==> flow/design.v <==
module incrementerby4(clk, en, rst, ld, ld_data, out);
    input clk, en, rst, ld;
    output reg [7:0] out;
    input [7:0] ld_data;
    always @(posedge clk) begin
        if (rst) begin
            out <= ld_data;
        end
        else if (ld) begin
            out <= ld_data;
        end 
        else if (en) begin
            out <= out + 4;
        end
    end
endmodule
module adder (a, b, out);
    input [7:0] a, b;
    output [7:0] out;
    assign out = a + b;    
endmodule
module adder12 (a, b, out);
    input [11:0] a, b;
    output [11:0] out;
    assign out = a + b;    
endmodule
module buffer_4 (clk, wr_en, wr_adr, wr_data, rd_adr, rd_data);
    parameter SIZE = 16;
    input clk, wr_en;
    input [7:0] wr_adr, rd_adr;
    input [31:0] wr_data;
    output [7:0] rd_data;
    reg [7:0] mem [0:SIZE-1];
    assign rd_data = mem[rd_adr];
    always @(posedge clk) begin
        if (wr_en) begin
            mem[wr_adr] <= wr_data[31 : 24];
            mem[wr_adr + 1] <= wr_data[23 : 16];
            mem[wr_adr + 2] <= wr_data[15 : 8];
            mem[wr_adr + 3] <= wr_data[7 : 0];
        end
    end
endmodule
module buffer_8 (clk, wr_en, wr_adr, wr_data, rd_adr, rd_data);
    parameter SIZE = 64;
    input clk, wr_en;
    input [7:0] wr_adr, rd_adr;
    input [31:0] wr_data;
    output [31:0] rd_data;
    reg [7:0] mem [0:SIZE-1];
    assign rd_data = {mem[rd_adr], mem[rd_adr + 1], mem[rd_adr + 2], mem[rd_adr + 3]};
    always @(posedge clk) begin
        if (wr_en) begin
            mem[wr_adr] <= wr_data[31 : 24];
            mem[wr_adr + 1] <= wr_data[23 : 16];
            mem[wr_adr + 2] <= wr_data[15 : 8];
            mem[wr_adr + 3] <= wr_data[7 : 0];
        end
    end
endmodule
module counter #(parameter MAX_COUNT = 16)(clk, rst, en, carry, count);
    input clk, rst, en;
    output reg carry;
    output reg [7:0] count;
    always @(posedge clk) begin
        if (rst) begin
            count <= 0;
        end
        else if (en) begin
            if (count == MAX_COUNT - 1) begin
                count <= 0;
            end
            else begin
                count <= count + 1;
            end
        end
    end
    assign carry = (count == MAX_COUNT - 1);
endmodule
module decoder (a, out);
    parameter N = 4;
    input [7:0] a;
    output reg [N-1:0] out;
    reg [N-1:0] i;
    always @(*) begin
        for (i = 0; i < N; i = i + 1) begin
            if (i == a) begin
                out[i] = 1;
            end
            else begin
                out[i] = 0;
            end
        end
    end
endmodule
module multiplier (a, b, out);
    input [7:0] a, b;
    wire [15:0] result;
    assign result = a * b;
    output [7:0] out;
    assign out = {result[15:8]};
endmodule
module mux2_1 (a, b, sel, out);
    input [7:0] a, b;
    input sel;
    output [7:0] out;
    assign out = sel ? a : b;
endmodule
module register1word(clk, en, rst, write_data, out);
    input clk, en, rst;
    input [11:0] write_data;
    output reg [11:0] out;
    always @(posedge clk) begin
        if (rst) begin
            out <= 0;
        end else if (en) begin
            out <= write_data;
        end
    end
endmodule
module register4word(clk, en, rst, addr, write_data, out);
    input clk, en, rst;
    input [7:0] addr;
    input [7:0] write_data;
    reg [7:0] data [0:3];
    output [31:0] out;
    always @(posedge clk) begin
        if (rst) begin
            data[0] <= 0;
            data[1] <= 0;
            data[2] <= 0;
            data[3] <= 0;
        end 
        else if (en) begin
            data[addr] <= write_data;
        end
    end
    assign out = {data[0], data[1], data[2], data[3]};
endmodule
module mac (clk, rst, rst_acc, acc_en, img_pixel, filter_value, out);
    input clk, rst, rst_acc, acc_en;
    input [7:0] img_pixel, filter_value;
    output [7:0] out;
    wire [11:0] acc_out, acc_in;
    wire [7:0] mult_res;
    multiplier mult(img_pixel, filter_value, mult_res);
    adder12 addr4({4'b0000, mult_res}, acc_out, acc_in);
    register1word acc(clk, acc_en, rst | rst_acc, acc_in, acc_out);
    assign out = acc_out[11:4];
endmodule
module PE (clk, rst, rst_acc, rst_res_reg, res_buffer_en, acc_en,
           img_pixel, filter_value, res_index, out);
    input clk, rst, rst_acc, rst_res_reg, acc_en, res_buffer_en;
    input [7:0] img_pixel, filter_value, res_index;
    output [31:0] out;
    wire [7:0] mac_out;
    mac mac1 (clk, rst, rst_acc, acc_en, img_pixel, filter_value, mac_out);
    register4word res_buffer(clk, res_buffer_en, rst | rst_res_reg, res_index, mac_out, out);
endmodule
module controller(clk, reset, start, co_cntr16_img, co_cntr4_filter, co_cntr_filters,
                 co_cntr43, co_row_cntr, co_col_cntr, co_cntr16, co_cntr_reg4, co_cntr13, cntr43_res,
                 rst, rst_acc, rst_res_reg, mem_en, cntr16_img_en, cntr_filters_en, cntr4_filter_en, wr_file, adr_sel, mem_offset_sel, filter_wr_en,
                 img_wr_en, row_cntr_en, col_cntr_en, cntr43_en, cntr16_en, img_slice_en, acc_en, cntr_reg4_en, res_buffer_en,
                 cntr13_en, inc_en, inc_ld, done);
    input clk, reset, start;
    output reg rst, mem_en, cntr16_img_en, cntr_filters_en, cntr4_filter_en, adr_sel, filter_wr_en, wr_file;
    output reg img_wr_en, row_cntr_en, col_cntr_en, cntr43_en, cntr16_en, img_slice_en, acc_en, cntr_reg4_en, res_buffer_en;
    output reg cntr13_en, inc_en, inc_ld, done, rst_acc, rst_res_reg;
    output reg[1:0] mem_offset_sel;
    input co_cntr16_img, co_cntr4_filter, co_cntr_filters, co_cntr43, co_row_cntr, co_col_cntr, co_cntr16, co_cntr_reg4, co_cntr13;
    input [7:0] cntr43_res;
    reg[3:0] ns;
    reg[3:0] ps;
    always @(*) begin
        case(ps)
            4'b0000:   ns <= ~start ? 4'b0000 : 4'b0001;
            4'b0001:   ns <= start ? 4'b0001 : 4'b0010;
            4'b0010:   ns <= ~co_cntr4_filter ? 4'b0010 : 4'b1011;
            4'b1011:   ns <= ~co_cntr_filters ? 4'b0010 : 4'b0011;
            4'b0011:   ns <= ~co_cntr16_img ? 4'b0011 : 4'b0100;
            4'b0100:   ns <= ~co_row_cntr ? 4'b0100 : 4'b0101;
            4'b0101:   ns <= ~co_cntr16 ? 4'b0101 : 4'b0110;
            4'b0110 :  ns <= (cntr43_res == 42 || co_cntr_reg4) ? 4'b0111 : 4'b1010;
            4'b0111 : ns <= co_cntr43 ? 4'b1001 : 4'b1010;
            4'b1010 : ns <= ~co_cntr13 ? 4'b0100 : 4'b1000;
            4'b1000 : ns <= 4'b0011; 
            4'b1001: ns <= 4'b0000;
            default: ns <= 4'b0000;
        endcase
    end
    always @(*) begin
        {rst, mem_en, cntr16_img_en, cntr_filters_en, cntr4_filter_en, adr_sel, filter_wr_en,
        img_wr_en, row_cntr_en, col_cntr_en, cntr43_en, cntr16_en, img_slice_en, acc_en,
        cntr_reg4_en, res_buffer_en, cntr13_en, inc_en, inc_ld, done, mem_offset_sel, wr_file, rst_acc, rst_res_reg} = 0;
        case(ps)
            4'b0001:begin  rst = 1; inc_ld = 1;   end
            4'b0010: begin cntr4_filter_en = 1; adr_sel = 1; filter_wr_en = 1; mem_offset_sel = 0; end
            4'b0011 : begin  cntr16_img_en = 1; img_wr_en = 1; mem_offset_sel = 1;  end
            4'b1011: begin cntr_filters_en = 1; end
            4'b0100: begin row_cntr_en = 1; img_slice_en = 1; end
            4'b0101: begin acc_en = 1; cntr16_en = 1; end
            4'b0110: begin cntr_reg4_en = 1; res_buffer_en = 1; rst_acc = 1;end
            4'b0111: begin mem_en = 1; cntr43_en = 1; mem_offset_sel = 2; rst_res_reg = 1; end
            4'b1010: begin col_cntr_en = 1; cntr13_en = 1; end
            4'b1000: begin inc_en = 1; end
            4'b1001: begin done = 1; wr_file = 1; end
        endcase
    end
    always @(posedge clk) begin
         if (reset)
             ps <= 4'b0000;
         else
             ps <= ns;
     end
endmodule
module datapath(clk, rst, x, y, z, rst_acc, rst_res_reg, mem_en, cntr16_img_en, cntr_filters_en,
          cntr4_filter_en, filter_wr_en, img_wr_en, cntr43_en, row_cntr_en,
          col_cntr_en, cntr16_en, img_slice_en, acc_en, cntr_reg4_en, res_buffer_en, cntr13_en,
          inc_en, inc_ld, wr_file, adr_sel, mem_offset_sel, co_cntr16_img,
          co_cntr4_filter, co_cntr_filters, co_cntr43, co_row_cntr, co_col_cntr, co_cntr16, co_cntr_reg4, co_cntr13, cntr43_res,
          mem_rd_adr, mem_rd_data, out_we, out_adr, out_data);
    parameter NUM_FILTERS = 4;
    input clk, rst, mem_en, cntr16_img_en, cntr_filters_en, cntr4_filter_en, adr_sel, filter_wr_en, wr_file;
    input img_wr_en, row_cntr_en, col_cntr_en, cntr43_en, cntr16_en, img_slice_en, acc_en, cntr_reg4_en, res_buffer_en;
    input cntr13_en, inc_en, inc_ld, rst_acc, rst_res_reg;
    input [1:0] mem_offset_sel;
    input [7:0] x,y,z;
    output co_cntr16_img, co_cntr4_filter, co_cntr_filters, co_cntr43, co_row_cntr, co_col_cntr, co_cntr16, co_cntr_reg4, co_cntr13;
    output [7:0] cntr43_res;
    output [7:0] mem_rd_adr;
    input [31:0] mem_rd_data;
    output out_we;
    output [7:0] out_adr;
    output [32*NUM_FILTERS-1:0] out_data;
    wire[NUM_FILTERS - 1: 0] filters_wr_en;
    wire [7:0] mem_wr_adr, mem_offset_out, cntr4_filter_res, cntr16_img_res, mem_cntr_res;
    wire [7:0] img_rd_adr, row_cntr_res, col_cntr_res, cntr16_res, img_slice_rd_data;
    wire [7:0] mult_res, cntr_reg4_res, cntr13_res, x_offset;
    wire [31:0] img_rd_data;
    wire [7:0] filters_rd_data[0:NUM_FILTERS-1], filter_adr, cntr_filters_res, mem_filter_adr;
    assign out_we = mem_en;
    assign out_adr = mem_wr_adr;
    assign mem_offset_out = (mem_offset_sel == 0) ? y :
                            (mem_offset_sel == 1) ? x_offset :
                            (mem_offset_sel == 2) ? z : 0;
    counter #(NUM_FILTERS) cntr_filters(clk, rst, cntr_filters_en, co_cntr_filters, cntr_filters_res);
    decoder #(NUM_FILTERS) dcdr(cntr_filters_res, filters_wr_en);
    counter #(4) cntr4_filter (clk, rst, cntr4_filter_en, co_cntr4_filter, cntr4_filter_res);
    counter #(16) cntr16_img (clk, rst, cntr16_img_en, co_cntr16_img, cntr16_img_res);
    mux2_1 mux(mem_filter_adr, cntr16_img_res, adr_sel, mem_cntr_res);
    adder addr1(mem_offset_out, mem_cntr_res, mem_rd_adr);
    adder addr5(cntr4_filter_res, cntr_filters_res << 2, mem_filter_adr);
    genvar i;
    generate
        for (i = 0; i < NUM_FILTERS; i = i + 1) begin : gen_filters
            buffer_4 filter_buffer(clk, filters_wr_en[i] & filter_wr_en, cntr4_filter_res << 2, mem_rd_data, cntr16_res, filters_rd_data[i]);
            PE pe(clk, rst, rst_acc, rst_res_reg, res_buffer_en, acc_en,
                  img_slice_rd_data, filters_rd_data[i], cntr_reg4_res, out_data[32*i +: 32]);
        end
    endgenerate
    buffer_8 img_buffer(clk, img_wr_en, cntr16_img_res << 2, mem_rd_data, img_rd_adr, img_rd_data);
    counter #(43) cntr43 (clk, rst, cntr43_en, co_cntr43, cntr43_res);
    adder addr2(cntr43_res, mem_offset_out, mem_wr_adr);
    counter #(4) row_cntr (clk, rst, row_cntr_en, co_row_cntr, row_cntr_res);
    counter #(13) col_cntr (clk, rst, col_cntr_en, co_col_cntr, col_cntr_res);
    adder addr3(row_cntr_res << 4, col_cntr_res, img_rd_adr);
    counter #(16) cntr16 (clk, rst, cntr16_en, co_cntr16, cntr16_res);
    buffer_4 img_slice(clk, img_slice_en, row_cntr_res << 2, img_rd_data, cntr16_res, img_slice_rd_data);
    counter #(4) cntr_reg4 (clk, rst, cntr_reg4_en, co_cntr_reg4, cntr_reg4_res);
    counter #(13) cntr13 (clk, rst, cntr13_en, co_cntr13, cntr13_res);
    incrementerby4 inc(clk, inc_en, rst, inc_ld, x, x_offset);
endmodule
module convolution(clk, reset, start, x, y, z, done, mem_rd_adr, mem_rd_data, out_we, out_adr, out_data);
    parameter NUM_FILTERS = 4;
    input clk, reset, start;
    output [7:0] mem_rd_adr;
    input [31:0] mem_rd_data;
    output out_we;
    output [7:0] out_adr;
    output [32*NUM_FILTERS-1:0] out_data;
    input [7:0] x, y, z;
    output done;
    wire rst, rst_acc, mem_en, cntr16_img_en, cntr_filters_en, cntr4_filter_en, adr_sel, filter_wr_en, rst_res_reg;
    wire img_wr_en, row_cntr_en, col_cntr_en, cntr43_en, cntr16_en, img_slice_en, acc_en, cntr_reg4_en, res_buffer_en;
    wire cntr13_en, inc_en, inc_ld, wr_file;
    wire [1:0] mem_offset_sel;
    wire co_cntr16_img, co_cntr4_filter, co_cntr_filters, co_cntr43, co_row_cntr, co_col_cntr, co_cntr16, co_cntr_reg4, co_cntr13;
    wire [7:0] cntr43_res;
    datapath #(NUM_FILTERS) dp(clk, rst, x, y, z, rst_acc, rst_res_reg, mem_en, cntr16_img_en, cntr_filters_en, cntr4_filter_en, filter_wr_en, img_wr_en, cntr43_en, row_cntr_en,
          col_cntr_en, cntr16_en, img_slice_en, acc_en, cntr_reg4_en, res_buffer_en, cntr13_en,
          inc_en, inc_ld, wr_file, adr_sel, mem_offset_sel, co_cntr16_img,
          co_cntr4_filter, co_cntr_filters, co_cntr43, co_row_cntr, co_col_cntr, co_cntr16, co_cntr_reg4, co_cntr13, cntr43_res,
          mem_rd_adr, mem_rd_data, out_we, out_adr, out_data);
    controller cu(clk, reset, start, co_cntr16_img, co_cntr4_filter, co_cntr_filters, co_cntr43, co_row_cntr, co_col_cntr,
                 co_cntr16, co_cntr_reg4, co_cntr13, cntr43_res,
                 rst, rst_acc, rst_res_reg, mem_en, cntr16_img_en, cntr_filters_en, cntr4_filter_en, wr_file, adr_sel, mem_offset_sel, filter_wr_en,
                 img_wr_en, row_cntr_en, col_cntr_en, cntr43_en, cntr16_en, img_slice_en, acc_en, cntr_reg4_en, res_buffer_en,
                 cntr13_en, inc_en, inc_ld, done);
endmodule
Reports on convolution --
What the tools print for convolution, step after step. Lines are those of the file above, counted from 1. Cell names lack the library's common part. The mark n/a stands for no value.
Inputs: top module convolution, clock input clk, library sky130hd, timing corner tt_025C_1v80

After elaboration --
Counts by Yosys on the flattened word-level netlist (proc, flatten, opt, wreduce; memories kept). Print and check cells are left out. Memory sizes are those after Yosys's memory passes, which may raise the word count (mostly to a power of two), join words into wider ones and drop unused or constant bits.
Cells by class: $add $sub $neg 30, multiply operators 4, div/mod/pow operators 0, order comparisons 0, equal/unequal tests 24, shift-type cells 0, muxes and demuxes 121, bitwise logic cells 6, reduce/logical cells 9
Operator list (count):
- 8-bit by 8-bit multiplier with 16-bit output | 4
- 8-bit 2-to-1 mux | 52
- 4-bit 2-to-1 mux | 34
- 8-bit by 1-bit adder with 8-bit output with constant B | 9
- 8-bit by 12-bit adder with 12-bit output | 4
- 4-bit case mux with 11-bit select | 1
- 8-bit by 2-bit equality test with 1-bit output with constant B | 4
- 8-bit by 4-bit equality test with 1-bit output with constant B | 4
- 8-bit OR reduction | 4
- 6-bit by 2-bit adder with 6-bit output with constant B | 4
- 8-bit adder | 3
- 6-bit 2-to-1 mux | 4
- 1-bit 2-to-1 mux | 20
- 2-bit 2-to-1 mux | 9
- 2-bit by 8-bit equality test with 1-bit output with constant A | 2
- 4-bit by 2-bit adder with 4-bit output with constant B | 4
- 4-bit by 3-bit equality test with 1-bit output with constant B | 4
- 4-bit equality test with constant B | 3
- 6-bit by 1-bit adder with 6-bit output with constant B | 2
- 1-bit by 8-bit equality test with 1-bit output with constant A | 1
- 4-bit by 1-bit adder with 4-bit output with constant B | 2
- 4-bit by 2-bit equality test with 1-bit output with constant B | 2
- 8-bit by 3-bit adder with 8-bit output with constant B | 1
- 8-bit by 6-bit equality test with 1-bit output with constant B | 1
- 8-bit zero test | 1
- 6-bit adder | 1
- 1-bit bitwise AND | 4
- 4-bit by 1-bit equality test with 1-bit output with constant B | 1
Not listed: further kinds 8, cells in them 9.
Bit counts: flip-flop bits (word level) 132, bits in latches 0, RAM bits 1280, memory bits (read-only) 400, memories kept 11, input bits 59, output and inout port bits 146, cells after elaboration 220
Memory list:
- dp.img_buffer.mem | words 64, width 8, line 50 | reg [7:0] mem [0:SIZE-1];
- (no name shown) | words 16, width 25, line 195 | case(ps)
- dp.gen_filters[0].filter_buffer.mem | words 16, width 8, line 33 | reg [7:0] mem [0:SIZE-1];
- dp.gen_filters[1].filter_buffer.mem | words 16, width 8, line 33
- dp.gen_filters[2].filter_buffer.mem | words 16, width 8, line 33
- dp.gen_filters[3].filter_buffer.mem | words 16, width 8, line 33
Memories not listed: 5.

Depth --
Depth = most cells in a row (Yosys ltp): at word level without a register or memory, in the mapped netlist without a sequential cell, where the memories' decode and read muxes count.
Logic depth: depth in word-level cells 5, ABC_AREA 0, gate-level depth with buffers 39, depth with buffers taken out 32

Synthesis result --
Yosys stat after the flow's synthesis: flattened, memories mapped to cells. It holds for the ABC_AREA given above (unset counts as 0); a run with the other value may have another netlist. The area totals of this step are shown rounded.
Cell types:
- edfxtp_1 | count 1288, total area 3.87E+04 µm²
- mux4_2 | count 806, total area 1.82E+04 µm²
- fa_1 | count 147, total area 2.94E+03 µm²
- dfxtp_1 | count 139, total area 2.78E+03 µm²
- ha_1 | count 213, total area 2.67E+03 µm²
- nor2_1 | count 386, total area 1448.89 µm²
- mux2i_1 | count 81, total area 810.778 µm²
- inv_1 | count 211, total area 792.01 µm²
- xnor2_1 | count 90, total area 788.256 µm²
- nand2_1 | count 203, total area 761.981 µm²
- clkbuf_1 | count 185, total area 694.416 µm²
- and2_1 | count 103, total area 644.368 µm²
- xor2_1 | count 60, total area 525.504 µm²
- a21oi_1 | count 95, total area 475.456 µm²
- and3_1 | count 63, total area 394.128 µm²
- or2_2 | count 50, total area 312.8 µm²
- nand3_1 | count 59, total area 295.283 µm²
- o21ai_0 | count 58, total area 290.278 µm²
Other cell types: 53; their cells: 401.
Synthesis totals: cell count 4638, chip area (Yosys) 0.07614 mm², sequential area 0.04146 mm², flip-flop cells 1427, buffer cells 279
By module: a second synthesis without flattening, with its own total; a netlist apart from the flattened one above.
Second synthesis, totals: cells (unflattened synthesis) 11758, area (unflattened synthesis) 0.1185 mm²
Each row is one instance without its submodules.
Modules:
- buffer_8 | times used 1, cells 4854, area 0.04889 mm²
- buffer_4 | times used 5, cells 911, area 0.009241 mm²
- multiplier | times used 4, cells 237, area 0.002023 mm²
- register4word | times used 4, cells 74, area 0.00126 mm²
- adder12 | times used 4, cells 59, area 0.000503 mm²
- register1word | times used 4, cells 38, area 0.0004204 mm²
- counter (MAX_COUNT=4) | times used 4, cells 41, area 0.0003741 mm²
- adder | times used 4, cells 42, area 0.0003316 mm²
- controller | times used 1, cells 90, area 0.0009359 mm²
- counter (MAX_COUNT=13) | times used 2, cells 41, area 0.0003854 mm²
- counter (MAX_COUNT=16) | times used 2, cells 42, area 0.0003854 mm²
- incrementerby4 | times used 1, cells 33, area 0.0003941 mm²
- counter (MAX_COUNT=43) | times used 1, cells 41, area 0.0003841 mm²
- datapath (NUM_FILTERS=4) | times used 1, cells 26, area 0.000234 mm²
Modules not listed: 5.

Worst setup path after synthesis --
Source: OpenSTA report_checks on the synthesized netlist (no wires, ideal clock, input and output delay 20% of the period each), path of least setup slack; recovery checks are left aside. Register names are those of the netlist, which keeps one name where synthesis merged equal registers.
Timing path post-synthesis: kind reg-to-reg, from register (name not given), to register dp.gen_filters[3].pe.mac1.acc.out[8], clock period 9.0 ns, setup time 0.128 ns, arrival 7.983 ns, path slack 0.889 ns, path delay 8.111 ns, stages 38, period reached after synthesis 8.111 ns
"path delay" = arrival - input delay + setup time. "stages": output pins that drive a net of the path, with the launching flip-flop's if there is one; two outputs of one cell count as two. "period reached after synthesis" is the clock period less the worst setup slack; recovery checks do not enter. This is arithmetic on one report: input and output delays are still those of the set period (20% each).
Between the ends, post-synthesis: cells stage by stage dfxtp_1 > buf_6 > buf_6 > buf_6 > buf_6 > buf_2 > buf_2 > mux4_2 > nand2_1 > nand2_1 > o21ai_1 > clkbuf_1 > nor2_1 > fa_1 > inv_1 > fa_1 > fa_1 > fa_1 > [... 2 more ...] > nand3_1 > or4_1 > a2111o_1 > nand2_1 > a21oi_1 > xnor2_1 > ha_1 > inv_1 > fa_1 > nor2b_1 > o21ai_0 > a21boi_0 > o21ai_0 > a21boi_0 > o21ai_0 > a21oi_1 > xnor2_1 > nor2_1
RTL lines, path post-synthesis:
- end: assignment | line 115 | out <= 0;
- end: assignment | line 117 | out <= write_data;
- end: declaration | line 112 | output reg [11:0] out;
Chain of elaborated cells between the ends: none given.

Timing after layout --
Path of least setup slack in the final report of record 1 (OpenROAD, finished layout, wires in). Where an end is a register, its clock arrival counts in the times.
Timing path post-layout: kind reg-to-reg, from register (name not given), to register dp.gen_filters[3].pe.mac1.acc.out[8], clock period 13.0 ns, setup time 0.13 ns, arrival 9.31 ns, path slack 4.35 ns, stages 33
Between the ends, post-layout: cells stage by stage dfxtp_4 > buf_4 > mux4_2 > nand2_1 > nand3_1 > o21ai_2 > buf_4 > nor2_1 > fa_1 > inv_1 > fa_1 > fa_1 > fa_1 > inv_1 > ha_1 > nand3_1 > or4_1 > a2111o_1 > nand2_1 > a21oi_1 > xnor2_1 > ha_1 > inv_1 > fa_1 > nor2b_1 > o21ai_0 > a21boi_0 > o21ai_0 > a21boi_0 > o21ai_0 > a21oi_1 > xnor2_1 > nor2_1
RTL lines, path post-layout:
- end: assignment | line 115 | out <= 0;
- end: assignment | line 117 | out <= write_data;
- end: declaration | line 112 | output reg [11:0] out;
Chain of elaborated cells between the ends: none given.

Design convolution on sky130hd. What follows are 2 stored runs of the flow, each under its own settings; their order means nothing. The constraints put input and output delay at 20% of the set period each and load the outputs with 0.01 pF.
"period achieved": clock period set for the run, less the worst setup slack. It is reckoned from that one timing run; input and output delays stay at 20% of the period that was set.
"time on the worst setup path" means the part of the period allowed to the worst setup path (the constraints hold back 20% at inputs and 20% at outputs) less its slack; where the path has registers, the arrival times of their clocks count too.
"total power of the final layout" rests on the timing tool's default activity at the inputs, not on a simulated workload.
Results are given in rounded form.

[record 1] flow files
==> flow/run.sh <==
#!/bin/bash
# the make line also repeats the synthesis and layout settings of config.mk as NAME=value (left out here)
make -C /OpenROAD-flow-scripts/flow DESIGN_CONFIG=/design/flow/config.mk WORK_HOME=/design/flow/orfs CLKGATE_MAP_FILE= finish
==> flow/config.mk <==
export PLATFORM = sky130hd
export DESIGN_NAME = convolution
export DESIGN_NICKNAME = convolution
export VERILOG_FILES = /design/flow/design.v
export SDC_FILE = /design/flow/constraint.sdc
export NUM_CORES = 4
export LEC_CHECK = 0
export CAP_MARGIN = 20
export CORE_MARGIN = 2
export CORE_UTILIZATION = 32
export GPL_TIMING_DRIVEN = 1
export MAX_ROUTING_LAYER = met5
export PLACE_DENSITY_LB_ADDON = 0.2
export SETUP_SLACK_MARGIN = 0.73
export SLEW_MARGIN = 25
export TNS_END_PERCENT = 30
==> flow/constraint.sdc <==
create_clock -name core_clock -period 13.0 [get_ports {clk}]
set_input_delay 2.6000 -clock core_clock [delete_from_list [all_inputs] [get_ports {clk}]]
set_output_delay 2.6000 -clock core_clock [all_outputs]
set_load 0.01 [all_outputs]

[record 1] result: standard-cell area after layout 0.08772 mm²; final worst hold slack 0.494 ns; sum of negative setup slack 0.000 ns; die footprint 0.2419 mm²; final design utilization 37.0%; period achieved 8.652 ns; total power of the final layout 9951 uW; chip area after synthesis (Yosys) 0.07614 mm²; time on the worst setup path 8.65 ns; critical path type reg-to-reg; worst setup slack after layout 4.348 ns

[record 2] flow files
==> flow/run.sh <==
#!/bin/bash
# the make line also repeats the synthesis and layout settings of config.mk as NAME=value (left out here)
make -C /OpenROAD-flow-scripts/flow DESIGN_CONFIG=/design/flow/config.mk WORK_HOME=/design/flow/orfs CLKGATE_MAP_FILE= finish
==> flow/config.mk <==
export PLATFORM = sky130hd
export DESIGN_NAME = convolution
export DESIGN_NICKNAME = convolution
export VERILOG_FILES = /design/flow/design.v
export SDC_FILE = /design/flow/constraint.sdc
export NUM_CORES = 4
export LEC_CHECK = 0
export ABC_AREA = 1
export CAP_MARGIN = 20
export CELL_PAD_IN_SITES_GLOBAL_PLACEMENT = 1
export CORE_MARGIN = 2
export CORE_UTILIZATION = 40
export CTS_CLUSTER_DIAMETER = 218
export CTS_CLUSTER_SIZE = 90
export GPL_TIMING_DRIVEN = 0
export MAX_ROUTING_LAYER = met5
export PLACE_DENSITY = 0.85
export SLEW_MARGIN = 20
==> flow/constraint.sdc <==
create_clock -name core_clock -period 8.6 [get_ports {clk}]
set_input_delay 1.7200 -clock core_clock [delete_from_list [all_inputs] [get_ports {clk}]]
set_output_delay 1.7200 -clock core_clock [all_outputs]
set_load 0.01 [all_outputs]

[record 2] result: standard-cell area after layout 0.08668 mm²; final worst hold slack 0.478 ns; sum of negative setup slack 0.000 ns; die footprint 0.1964 mm²; final design utilization 45.1%; period achieved 8.330 ns; total power of the final layout 11150 uW; chip area after synthesis (Yosys) 0.07716 mm²; time on the worst setup path 8.33 ns; critical path type reg-to-reg; worst setup slack after layout 0.270 ns
